==> flow/design.v <==
`timescale 1ns / 1ps
module fbindct_8bit #(
  parameter IN_WIDTH = 8,                                  
  parameter INT_BITS = 6,                                  
  parameter FRAC_BITS = 6,                                 
  parameter INTER_WIDTH = IN_WIDTH + INT_BITS + FRAC_BITS, 
  parameter OUT_WIDTH = 20                                 
)(
  input                                        clk,
  input                                        rst,
  input signed [8*IN_WIDTH-1:0]                x_in,         
  input                                        ready_in,     
  input                                        load,         
  output                                       valid_out,    
  output signed [8*OUT_WIDTH-1:0]              y_out         
);
parameter [1:0] IDLE = 2'b00;
parameter [1:0] WAIT = 2'b01;
parameter [1:0] SEND = 2'b10;
reg [1:0] state;
parameter [1:0] STAGE1 = 2'b00;
parameter [1:0] STAGE2 = 2'b01;
parameter [1:0] STAGE3 = 2'b10;
parameter [1:0] STAGE4 = 2'b11;
reg [1:0] stage;
reg signed [IN_WIDTH-1:0] x_reg_0, x_reg_1, x_reg_2, x_reg_3, x_reg_4, x_reg_5, x_reg_6, x_reg_7;
reg done;
assign valid_out = done;
always @(posedge clk) begin : state_machine
  if (rst) begin
    state <= IDLE;
    stage <= STAGE1;
    done <= 1'b0;
    x_reg_0 <= 0;
    x_reg_1 <= 0;
    x_reg_2 <= 0;
    x_reg_3 <= 0;
    x_reg_4 <= 0;
    x_reg_5 <= 0;
    x_reg_6 <= 0;
    x_reg_7 <= 0;
  end else begin
    case (state)
      IDLE: begin
        if(load) begin
          x_reg_0 <= x_in[1*IN_WIDTH-1:0*IN_WIDTH];
          x_reg_1 <= x_in[2*IN_WIDTH-1:1*IN_WIDTH];
          x_reg_2 <= x_in[3*IN_WIDTH-1:2*IN_WIDTH];
          x_reg_3 <= x_in[4*IN_WIDTH-1:3*IN_WIDTH];
          x_reg_4 <= x_in[5*IN_WIDTH-1:4*IN_WIDTH];
          x_reg_5 <= x_in[6*IN_WIDTH-1:5*IN_WIDTH];
          x_reg_6 <= x_in[7*IN_WIDTH-1:6*IN_WIDTH];
          x_reg_7 <= x_in[8*IN_WIDTH-1:7*IN_WIDTH];
          state <= WAIT;
        end
      end
      WAIT: begin
        case (stage)
          STAGE1: begin 
            stage <= STAGE2;
            done <= 1'b0;
          end
          STAGE2: stage <= STAGE3;
          STAGE3: stage <= STAGE4;
          STAGE4: begin 
            state <= SEND;
            stage <= STAGE1;
            done <= 1'b1;
          end
          default : begin 
            stage <= STAGE1;
          end
        endcase
      end
      SEND: begin
        if(ready_in) begin
          state <= IDLE;
          done <= 1'b0;
        end
      end
      default: state <= IDLE;
    endcase
  end
end
reg signed [INTER_WIDTH-1:0] a_reg_0, a_reg_1, a_reg_2, a_reg_3, a_reg_4, a_reg_5, a_reg_6, a_reg_7;
wire signed [INTER_WIDTH-1:0] a_wire_0, a_wire_1, a_wire_2, a_wire_3, a_wire_4, a_wire_5, a_wire_6, a_wire_7;
assign a_wire_0 = (x_reg_0 + x_reg_7) << FRAC_BITS;
assign a_wire_1 = (x_reg_1 + x_reg_6) << FRAC_BITS;
assign a_wire_2 = (x_reg_2 + x_reg_5) << FRAC_BITS;
assign a_wire_3 = (x_reg_3 + x_reg_4) << FRAC_BITS;
assign a_wire_4 = (x_reg_3 - x_reg_4) << FRAC_BITS;
assign a_wire_5 = (x_reg_2 - x_reg_5) << FRAC_BITS;
assign a_wire_6 = (x_reg_1 - x_reg_6) << FRAC_BITS;
assign a_wire_7 = (x_reg_0 - x_reg_7) << FRAC_BITS;
always @(posedge clk) begin : stage1
  if(rst) begin
    a_reg_0 <= 0;
    a_reg_1 <= 0;
    a_reg_2 <= 0;
    a_reg_3 <= 0;
    a_reg_4 <= 0;
    a_reg_5 <= 0;
    a_reg_6 <= 0;
    a_reg_7 <= 0;
  end else if(stage == STAGE1) begin
    a_reg_0 <= a_wire_0;
    a_reg_1 <= a_wire_1;
    a_reg_2 <= a_wire_2;
    a_reg_3 <= a_wire_3;
    a_reg_4 <= a_wire_4;
    a_reg_5 <= a_wire_5;
    a_reg_6 <= a_wire_6;
    a_reg_7 <= a_wire_7;
  end
end
reg signed [INTER_WIDTH-1:0] b_reg_0, b_reg_1;
wire signed [INTER_WIDTH-1:0] b_wire_0, b_wire_1;
assign b_wire_0 = (a_reg_5>>>2) + (a_reg_5>>>3) + a_reg_6;             
assign b_wire_1 = (b_wire_0>>>1) + (b_wire_0>>>3) - a_reg_5;           
always @(posedge clk) begin : stage2
  if(rst) begin
    b_reg_0 <= 0;
    b_reg_1 <= 0;
  end else if(stage == STAGE2) begin
    b_reg_0 <= b_wire_0;
    b_reg_1 <= b_wire_1;
  end
end
reg signed [INTER_WIDTH-1:0] c_reg_0, c_reg_1, c_reg_2, c_reg_3, c_reg_4, c_reg_5, c_reg_6, c_reg_7;
wire signed [INTER_WIDTH-1:0] c_wire_0, c_wire_1, c_wire_2, c_wire_3, c_wire_4, c_wire_5, c_wire_6, c_wire_7;
assign c_wire_0 = a_reg_0 + a_reg_3;
assign c_wire_1 = a_reg_2 + a_reg_1;
assign c_wire_2 = a_reg_1 - a_reg_2;
assign c_wire_3 = a_reg_0 - a_reg_3;
assign c_wire_4 = a_reg_4 + b_reg_1;
assign c_wire_5 = a_reg_4 - b_reg_1;
assign c_wire_6 = a_reg_7 - b_reg_0;
assign c_wire_7 = b_reg_0 + a_reg_7;
always @(posedge clk) begin : stage3 
  if(rst) begin
    c_reg_0 <= 0;
    c_reg_1 <= 0;
    c_reg_2 <= 0;
    c_reg_3 <= 0;
    c_reg_4 <= 0;
    c_reg_5 <= 0;
    c_reg_6 <= 0;
    c_reg_7 <= 0;
  end else if(stage == STAGE3) begin
    c_reg_0 <= c_wire_0;
    c_reg_1 <= c_wire_1;
    c_reg_2 <= c_wire_2;
    c_reg_3 <= c_wire_3;
    c_reg_4 <= c_wire_4;
    c_reg_5 <= c_wire_5;
    c_reg_6 <= c_wire_6;
    c_reg_7 <= c_wire_7;
  end
end
reg signed [INTER_WIDTH-1:0] d_reg_0, d_reg_1, d_reg_2, d_reg_3, d_reg_4, d_reg_5, d_reg_6;
wire signed [INTER_WIDTH-1:0] d_wire_0, d_wire_1, d_wire_2, d_wire_3, d_wire_4, d_wire_5, d_wire_6;
assign d_wire_0 = c_reg_0 + c_reg_1;                                          
assign d_wire_1 = (d_wire_0>>>1) - c_reg_1;                                   
assign d_wire_2 = c_reg_2 - ((c_reg_3>>>2) + (c_reg_3>>>3));                 
assign d_wire_3 = c_reg_3 + (d_wire_2>>>2) + (d_wire_2>>>3);                 
assign d_wire_4 = c_reg_4 - (c_reg_7>>>3);                                    
assign d_wire_5 = c_reg_5 + (c_reg_6>>>1) + (c_reg_6>>>2) + (c_reg_6>>>3);  
assign d_wire_6 = c_reg_6 - (d_wire_5>>>1);                                   
always @(posedge clk) begin : stage4 
  if(rst) begin
    d_reg_0 <= 0;
    d_reg_1 <= 0;
    d_reg_2 <= 0;
    d_reg_3 <= 0;
    d_reg_4 <= 0;
    d_reg_5 <= 0;
    d_reg_6 <= 0;
  end else if(stage == STAGE4) begin
    d_reg_0 <= d_wire_0;
    d_reg_1 <= d_wire_1;
    d_reg_2 <= d_wire_2;
    d_reg_3 <= d_wire_3;
    d_reg_4 <= d_wire_4;
    d_reg_5 <= d_wire_5;
    d_reg_6 <= d_wire_6;
  end
end
reg [INTER_WIDTH-1:0] c_reg7_delay;
always @(posedge clk) begin : delay_c_reg
  if (rst) begin
    c_reg7_delay <= 1'b0;
  end else begin
    c_reg7_delay <= c_reg_7;
  end
end
assign y_out[1*OUT_WIDTH-1:0*OUT_WIDTH] = d_reg_0;
assign y_out[2*OUT_WIDTH-1:1*OUT_WIDTH] = c_reg7_delay;
assign y_out[3*OUT_WIDTH-1:2*OUT_WIDTH] = d_reg_3;
assign y_out[4*OUT_WIDTH-1:3*OUT_WIDTH] = d_reg_6;
assign y_out[5*OUT_WIDTH-1:4*OUT_WIDTH] = d_reg_1;
assign y_out[6*OUT_WIDTH-1:5*OUT_WIDTH] = d_reg_5;
assign y_out[7*OUT_WIDTH-1:6*OUT_WIDTH] = d_reg_2;
assign y_out[8*OUT_WIDTH-1:7*OUT_WIDTH] = d_reg_4;
endmodule
Subject: tool reports on fbindct_8bit

Hi,

==> Reports on fbindct_8bit <==
Module fbindct_8bit before and after one edit of its RTL, step after step.
"before" refers to lines of the RTL above, "after" to lines of the edited file.
"change": "after" minus "before" as printed here.
Cell names lack the library's common part.
{ "setup": {"top": "fbindct_8bit", "clock": "clk", "lib": "sky130hd", "lib_corner": "tt_025C_1v80"} }

==> Edit of the RTL <==
Unified diff, file above to edited file.
The edited RTL no longer does the same as the RTL above: the edit was made by script, with no optimisation intended.
begin of diff
@@ -90,5 +90,7 @@
 assign a_wire_3 = (x_reg_3 + x_reg_4) << FRAC_BITS;
 assign a_wire_4 = (x_reg_3 - x_reg_4) << FRAC_BITS;
-assign a_wire_5 = (x_reg_2 - x_reg_5) << FRAC_BITS;
+reg signed [INTER_WIDTH-1:0] a_wire_5_dly;
+always @(posedge clk) a_wire_5_dly <= (x_reg_2 - x_reg_5) << FRAC_BITS;
+assign a_wire_5 = a_wire_5_dly;
 assign a_wire_6 = (x_reg_1 - x_reg_6) << FRAC_BITS;
 assign a_wire_7 = (x_reg_0 - x_reg_7) << FRAC_BITS;
end of diff

==> Word-level counts <==
Yosys after proc, flatten, opt, wreduce and memory -nomap, before mapping. Memory bits, and registers merged into a memory's read port (data or address), are not among the register bits. Print and check cells are not counted. Equal cells are merged and count once.
{ "classes": {"columns": ["item", "before", "after", "change"], "rows": [
  ["n_eq", 9, 9, 0],
  ["muxes", 8, 8, 0],
  ["addsub", 31, 31, 0],
  ["n_reduce_logical", 6, 6, 0]
]} }
{ "op_table": {"columns": ["cell", "before", "after", "change"], "rows": [
  ["subtractor 20 bit", 4, 5, 1],
  ["adder 13 x 12 -> 14 bit", 1, 0, -1],
  ["adder 14 x 20 -> 20 bit", 1, 0, -1],
  ["adder 18 x 17 -> 19 bit", 1, 2, 1],
  ["subtractor 20 x 15 -> 20 bit", 1, 0, -1],
  ["adder 19 x 20 -> 20 bit", 0, 1, 1]
]} }
Operator kinds equal on both sides are left out: 23.
{ "bits": {"columns": ["item", "before", "after", "change"], "rows": [
  ["regBits", 536, 555, 19]
]} }

==> Longest topological paths <==
Yosys ltp: most cells in a row. Word level: on the elaborated netlist, between registers, memories and ports. Mapped: between sequential cells and ports; inverters and the memories' decode and read muxes count.
{ "depth": {"columns": ["item", "before", "after", "change"], "rows": [
  ["ltp_word", 4, 4, 0],
  ["abc_area", "0", "0", null],
  ["mapped_depth", 27, 25, -2],
  ["mapped_depth_nobuf", 26, 24, -2]
]} }

==> Synthesis result <==
Source: synth_stat.txt of the flow (Yosys; design flattened, memories mapped). It holds for the ABC_AREA given above (unset counts as 0); a run with the other value may have another netlist.
{ "by_type": {"columns": ["cell_type", "before", "after", "change"], "rows": [
  ["nor2_1", 506, 442, -64],
  ["mux2i_1", 120, 149, 29],
  ["a21o_1", 55, 34, -21],
  ["nor3_1", 49, 69, 20],
  ["nand3_1", 18, 36, 18],
  ["nand2_1", 248, 231, -17],
  ["nand2b_1", 22, 39, 17],
  ["or3_1", 18, 35, 17],
  ["a21oi_1", 287, 271, -16],
  ["o21ai_0", 104, 118, 14],
  ["xnor2_1", 167, 154, -13],
  ["buf_1", 36, 23, -13],
  ["dfxtp_1", 435, 445, 10],
  ["inv_1", 372, 381, 9],
  ["xor2_1", 56, 48, -8],
  ["o21a_1", 38, 46, 8],
  ["a31oi_1", 16, 24, 8],
  ["a211oi_1", 99, 93, -6]
]} }
Cell types equal on both sides are left out: 20.
Not every row of either side is listed.
{ "mapped": {"columns": ["item", "before", "after", "change"], "rows": [
  ["buf_cells", 172, 167, -5],
  ["ff_cells", 435, 445, 10],
  ["sequential_area_um2", 8708.4, 8908.5, 200.1],
  ["mapped_area_um2", 28621.2, 29467.0, 845.8],
  ["cell_count", 3446, 3502, 56]
]} }

==> Worst setup path after synthesis <==
Path of least setup slack by OpenSTA after synthesis, without wires, with an ideal clock, recovery checks aside; 20% of the period is set as input and as output delay. Where synthesis merged equal registers, the netlist keeps one of their names.
{ "synth_path": {"columns": ["item", "before", "after", "change"], "rows": [
  ["path_type", "reg2reg", "reg2reg", null],
  ["startpoint", "reg c_reg_6[4]", "reg c_reg_6[4]", null],
  ["endpoint", "reg d_reg_6[19]", "reg d_reg_6[16]", null],
  ["path_stages", 23, 21, -2],
  ["path_delay_ns", 5.534, 5.426, -0.108],
  ["path_buffers", 0, 0, 0],
  ["period_ns", 10.0, 10.0, 0.0],
  ["t_first_pin_ns", 0.000, 0.000, 0.000],
  ["setup_slack_ns", 4.467, 4.574, 0.107],
  ["arrival_time_ns", 5.451, 5.304, -0.147],
  ["setup_time_ns", 0.083, 0.122, 0.039],
  ["synth_period_reached_ns", 5.533, 5.426, -0.107]
]} }
"path_delay_ns" is the arrival time less input delay plus setup time.
"path_stages": output pins that drive a net of the path, with the launching flip-flop's if there is one; two outputs of one cell count as two.
"synth_period_reached_ns" is the clock period less the worst setup slack; recovery checks do not enter. This is arithmetic on one report: input and output delays are still those of the set period (20% each).
Between the ends stands the longest chain of elaborated cells between them, by number of cells; it is not shown to be the way that was timed. Of several equally long chains one is given.
Each line given opens the expression or statement behind the cell; cells for indexed reads and writes are added by Yosys, which also makes memories of some case tables.
{ "synth_via_before": {"cell_sequence": "dfxtp_1 > inv_1 > fa_1 > fa_1 > inv_1 > ha_1 > a211oi_1 > o21bai_2 > a21oi_1 > xor2_1 > ha_1 > a21o_1 > a21oi_1 > nor3b_1 > a21oi_1 > maj3_2 > maj3_2 > o21a_1 > o211ai_2 > o211ai_2 > maj3_2 > a2111o_1 > o221ai_1", "elab_chain_len": 4, "cone_cells": 4, "cone_lines": 2, "cone_classes": "4 x add/sub"} }
{ "synth_lines_before": {"columns": ["item", "line_no", "rtl"], "rows": [
  ["start, declared", 129, "reg signed [INTER_WIDTH-1:0] c_reg_0, c_reg_1, c_reg_2, c_reg_3, c_reg_4, c_reg_5, c_reg_6, c_reg_7;"],
  ["start, assigned", 147, "c_reg_6 <= 0;"],
  ["start, assigned", 156, "c_reg_6 <= c_wire_6;"],
  ["adder 20 x 19 -> 20 bit", 167, "assign d_wire_5 = c_reg_5 + (c_reg_6>>>1) + (c_reg_6>>>2) + (c_reg_6>>>3);"],
  ["adder 20 x 18 -> 20 bit", 167, null],
  ["adder 20 x 17 -> 20 bit", 167, null],
  ["subtractor 20 x 19 -> 20 bit", 168, "assign d_wire_6 = c_reg_6 - (d_wire_5>>>1);"],
  ["end, assigned", 177, "d_reg_6 <= 0;"],
  ["end, assigned", 185, "d_reg_6 <= d_wire_6;"],
  ["end, declared", 160, "reg signed [INTER_WIDTH-1:0] d_reg_0, d_reg_1, d_reg_2, d_reg_3, d_reg_4, d_reg_5, d_reg_6;"]
]} }
{ "synth_via_after": {"cell_sequence": "dfxtp_1 > inv_1 > fa_1 > fa_1 > inv_1 > ha_1 > a211oi_1 > o21ai_0 > xnor2_1 > ha_1 > a21o_2 > a211oi_1 > a21boi_2 > o21bai_2 > maj3_2 > maj3_2 > maj3_2 > a221oi_2 > nor3_1 > nor4b_4 > a311o_1", "elab_chain_len": 4, "cone_cells": 4, "cone_lines": 2, "cone_classes": "4 x add/sub"} }
{ "synth_lines_after": {"columns": ["item", "line_no", "rtl"], "rows": [
  ["start, declared", 131, "reg signed [INTER_WIDTH-1:0] c_reg_0, c_reg_1, c_reg_2, c_reg_3, c_reg_4, c_reg_5, c_reg_6, c_reg_7;"],
  ["start, assigned", 149, "c_reg_6 <= 0;"],
  ["start, assigned", 158, "c_reg_6 <= c_wire_6;"],
  ["adder 20 x 19 -> 20 bit", 169, "assign d_wire_5 = c_reg_5 + (c_reg_6>>>1) + (c_reg_6>>>2) + (c_reg_6>>>3);"],
  ["adder 20 x 18 -> 20 bit", 169, null],
  ["adder 20 x 17 -> 20 bit", 169, null],
  ["subtractor 20 x 19 -> 20 bit", 170, "assign d_wire_6 = c_reg_6 - (d_wire_5>>>1);"],
  ["end, assigned", 179, "d_reg_6 <= 0;"],
  ["end, assigned", 187, "d_reg_6 <= d_wire_6;"],
  ["end, declared", 162, "reg signed [INTER_WIDTH-1:0] d_reg_0, d_reg_1, d_reg_2, d_reg_3, d_reg_4, d_reg_5, d_reg_6;"]
]} }

==> Path in the finished layout <==
Path of least setup slack in the final report of each run of pair A (OpenROAD, finished layout, wires in). Where an end is a register, its clock arrival counts in the times.
{ "layout_path": {"columns": ["item", "before", "after", "change"], "rows": [
  ["path_type", "reg2reg", "reg2reg", null],
  ["startpoint", "reg c_reg_6[4]", "reg c_reg_6[4]", null],
  ["endpoint", "reg d_reg_6[19]", "reg d_reg_6[16]", null],
  ["setup_time_ns", 0.08, 0.11, 0.03],
  ["path_buffers", 0, 0, 0],
  ["period_ns", 10.0, 10.0, 0.0],
  ["t_first_pin_ns", 0.60, 0.61, 0.01],
  ["path_stages", 23, 21, -2],
  ["arrival_time_ns", 6.52, 6.38, -0.14],
  ["setup_slack_ns", 4.01, 4.13, 0.12]
]} }
Between the ends stands the longest chain of elaborated cells between them, by number of cells; it is not shown to be the way that was timed. Of several equally long chains one is given.
{ "layout_via_before": {"cell_sequence": "dfxtp_1 > inv_1 > fa_1 > fa_1 > inv_1 > ha_1 > a211oi_1 > o21bai_2 > a21oi_1 > xor2_1 > ha_1 > a21o_1 > a21oi_1 > nor3b_1 > a21oi_1 > maj3_2 > maj3_2 > o21a_1 > o211ai_2 > o211ai_2 > maj3_2 > a2111o_1 > o221ai_1", "elab_chain_len": 4, "cone_cells": 4, "cone_lines": 2, "cone_classes": "4 x add/sub"} }
{ "layout_lines_before": {"columns": ["item", "line_no", "rtl"], "rows": [
  ["start, declared", 129, "reg signed [INTER_WIDTH-1:0] c_reg_0, c_reg_1, c_reg_2, c_reg_3, c_reg_4, c_reg_5, c_reg_6, c_reg_7;"],
  ["start, assigned", 147, "c_reg_6 <= 0;"],
  ["start, assigned", 156, "c_reg_6 <= c_wire_6;"],
  ["adder 20 x 19 -> 20 bit", 167, "assign d_wire_5 = c_reg_5 + (c_reg_6>>>1) + (c_reg_6>>>2) + (c_reg_6>>>3);"],
  ["adder 20 x 18 -> 20 bit", 167, null],
  ["adder 20 x 17 -> 20 bit", 167, null],
  ["subtractor 20 x 19 -> 20 bit", 168, "assign d_wire_6 = c_reg_6 - (d_wire_5>>>1);"],
  ["end, assigned", 177, "d_reg_6 <= 0;"],
  ["end, assigned", 185, "d_reg_6 <= d_wire_6;"],
  ["end, declared", 160, "reg signed [INTER_WIDTH-1:0] d_reg_0, d_reg_1, d_reg_2, d_reg_3, d_reg_4, d_reg_5, d_reg_6;"]
]} }
{ "layout_via_after": {"cell_sequence": "dfxtp_1 > inv_1 > fa_1 > fa_1 > inv_1 > ha_1 > a211oi_1 > o21ai_0 > xnor2_1 > ha_1 > a21o_2 > a211oi_1 > a21boi_2 > o21bai_2 > maj3_2 > maj3_2 > maj3_2 > a221oi_2 > nor3_1 > nor4b_4 > a311o_1", "elab_chain_len": 4, "cone_cells": 4, "cone_lines": 2, "cone_classes": "4 x add/sub"} }
{ "layout_lines_after": {"columns": ["item", "line_no", "rtl"], "rows": [
  ["start, declared", 131, "reg signed [INTER_WIDTH-1:0] c_reg_0, c_reg_1, c_reg_2, c_reg_3, c_reg_4, c_reg_5, c_reg_6, c_reg_7;"],
  ["start, assigned", 149, "c_reg_6 <= 0;"],
  ["start, assigned", 158, "c_reg_6 <= c_wire_6;"],
  ["adder 20 x 19 -> 20 bit", 169, "assign d_wire_5 = c_reg_5 + (c_reg_6>>>1) + (c_reg_6>>>2) + (c_reg_6>>>3);"],
  ["adder 20 x 18 -> 20 bit", 169, null],
  ["adder 20 x 17 -> 20 bit", 169, null],
  ["subtractor 20 x 19 -> 20 bit", 170, "assign d_wire_6 = c_reg_6 - (d_wire_5>>>1);"],
  ["end, assigned", 179, "d_reg_6 <= 0;"],
  ["end, assigned", 187, "d_reg_6 <= d_wire_6;"],
  ["end, declared", 162, "reg signed [INTER_WIDTH-1:0] d_reg_0, d_reg_1, d_reg_2, d_reg_3, d_reg_4, d_reg_5, d_reg_6;"]
]} }

==> Layout results <==
Both versions went through the flow (Yosys, OpenROAD) with the same settings in each pair. Constraints: input delay and output delay 20% of the set period each, output load 0.01 pF.
{ "flow_settings_pair_A": {"CORE_UTILIZATION": 40, "period_ns": 10.0, "CAP_MARGIN": 20, "CORE_MARGIN": 2, "SLEW_MARGIN": 20} }
{ "measured_pair_A": {"columns": ["item", "before", "after", "change"], "rows": [
  ["fin_tns_ns", 0.000, 0.000, 0.000],
  ["ws_setup_ns", 4.008, 4.129, 0.121],
  ["achievedPeriod_ns", 5.992, 5.871, -0.121],
  ["fin_hold_ws_ns", 0.438, 0.457, 0.019],
  ["synthArea_um2", 28621.2, 29467.0, 845.8],
  ["dieArea_um2", 73709.5, 75853.4, 2143.9],
  ["fin_util_frac", 0.466, 0.468, 0.002],
  ["final_stdcell_area_um2", 33141.8, 34131.5, 989.7],
  ["final_power_w", 0.007738, 0.00799, 0.000252]
]} }
{ "flow_settings_pair_B": {"ABC_AREA": 1, "CAP_MARGIN": 30, "CELL_PAD_IN_SITES_DETAIL_PLACEMENT": 1, "CORE_MARGIN": 4, "CORE_UTILIZATION": 17, "CTS_CLUSTER_SIZE": 78, "HOLD_SLACK_MARGIN": 0.02, "MAX_ROUTING_LAYER": "met5", "PLACE_DENSITY": 0.43, "SETUP_SLACK_MARGIN": -0.53, "period_ns": 6.46, "SLEW_MARGIN": 20} }
{ "measured_pair_B": {"columns": ["item", "before", "after", "change"], "rows": [
  ["fin_tns_ns", 0.000, 0.000, 0.000],
  ["ws_setup_ns", 1.525, 1.511, -0.014],
  ["achievedPeriod_ns", 4.935, 4.949, 0.014],
  ["fin_hold_ws_ns", 0.465, 0.461, -0.004],
  ["synthArea_um2", 30463.0, 30503.0, 40.0],
  ["dieArea_um2", 186033.0, 186270.0, 237.0],
  ["fin_util_frac", 0.208, 0.208, 0.000],
  ["final_stdcell_area_um2", 37099.3, 37051.8, -47.5],
  ["final_power_w", 0.014562, 0.014399, -0.000163]
]} }
"achievedPeriod_ns": clock period set for the run, less the worst setup slack. It is reckoned from that one timing run; input and output delays stay at 20% of the period that was set.
By "final_power_w" is meant OpenSTA's value without simulated activity: inputs other than the clock are taken to toggle once in ten clock periods, and the tool carries that through the logic.

Regards
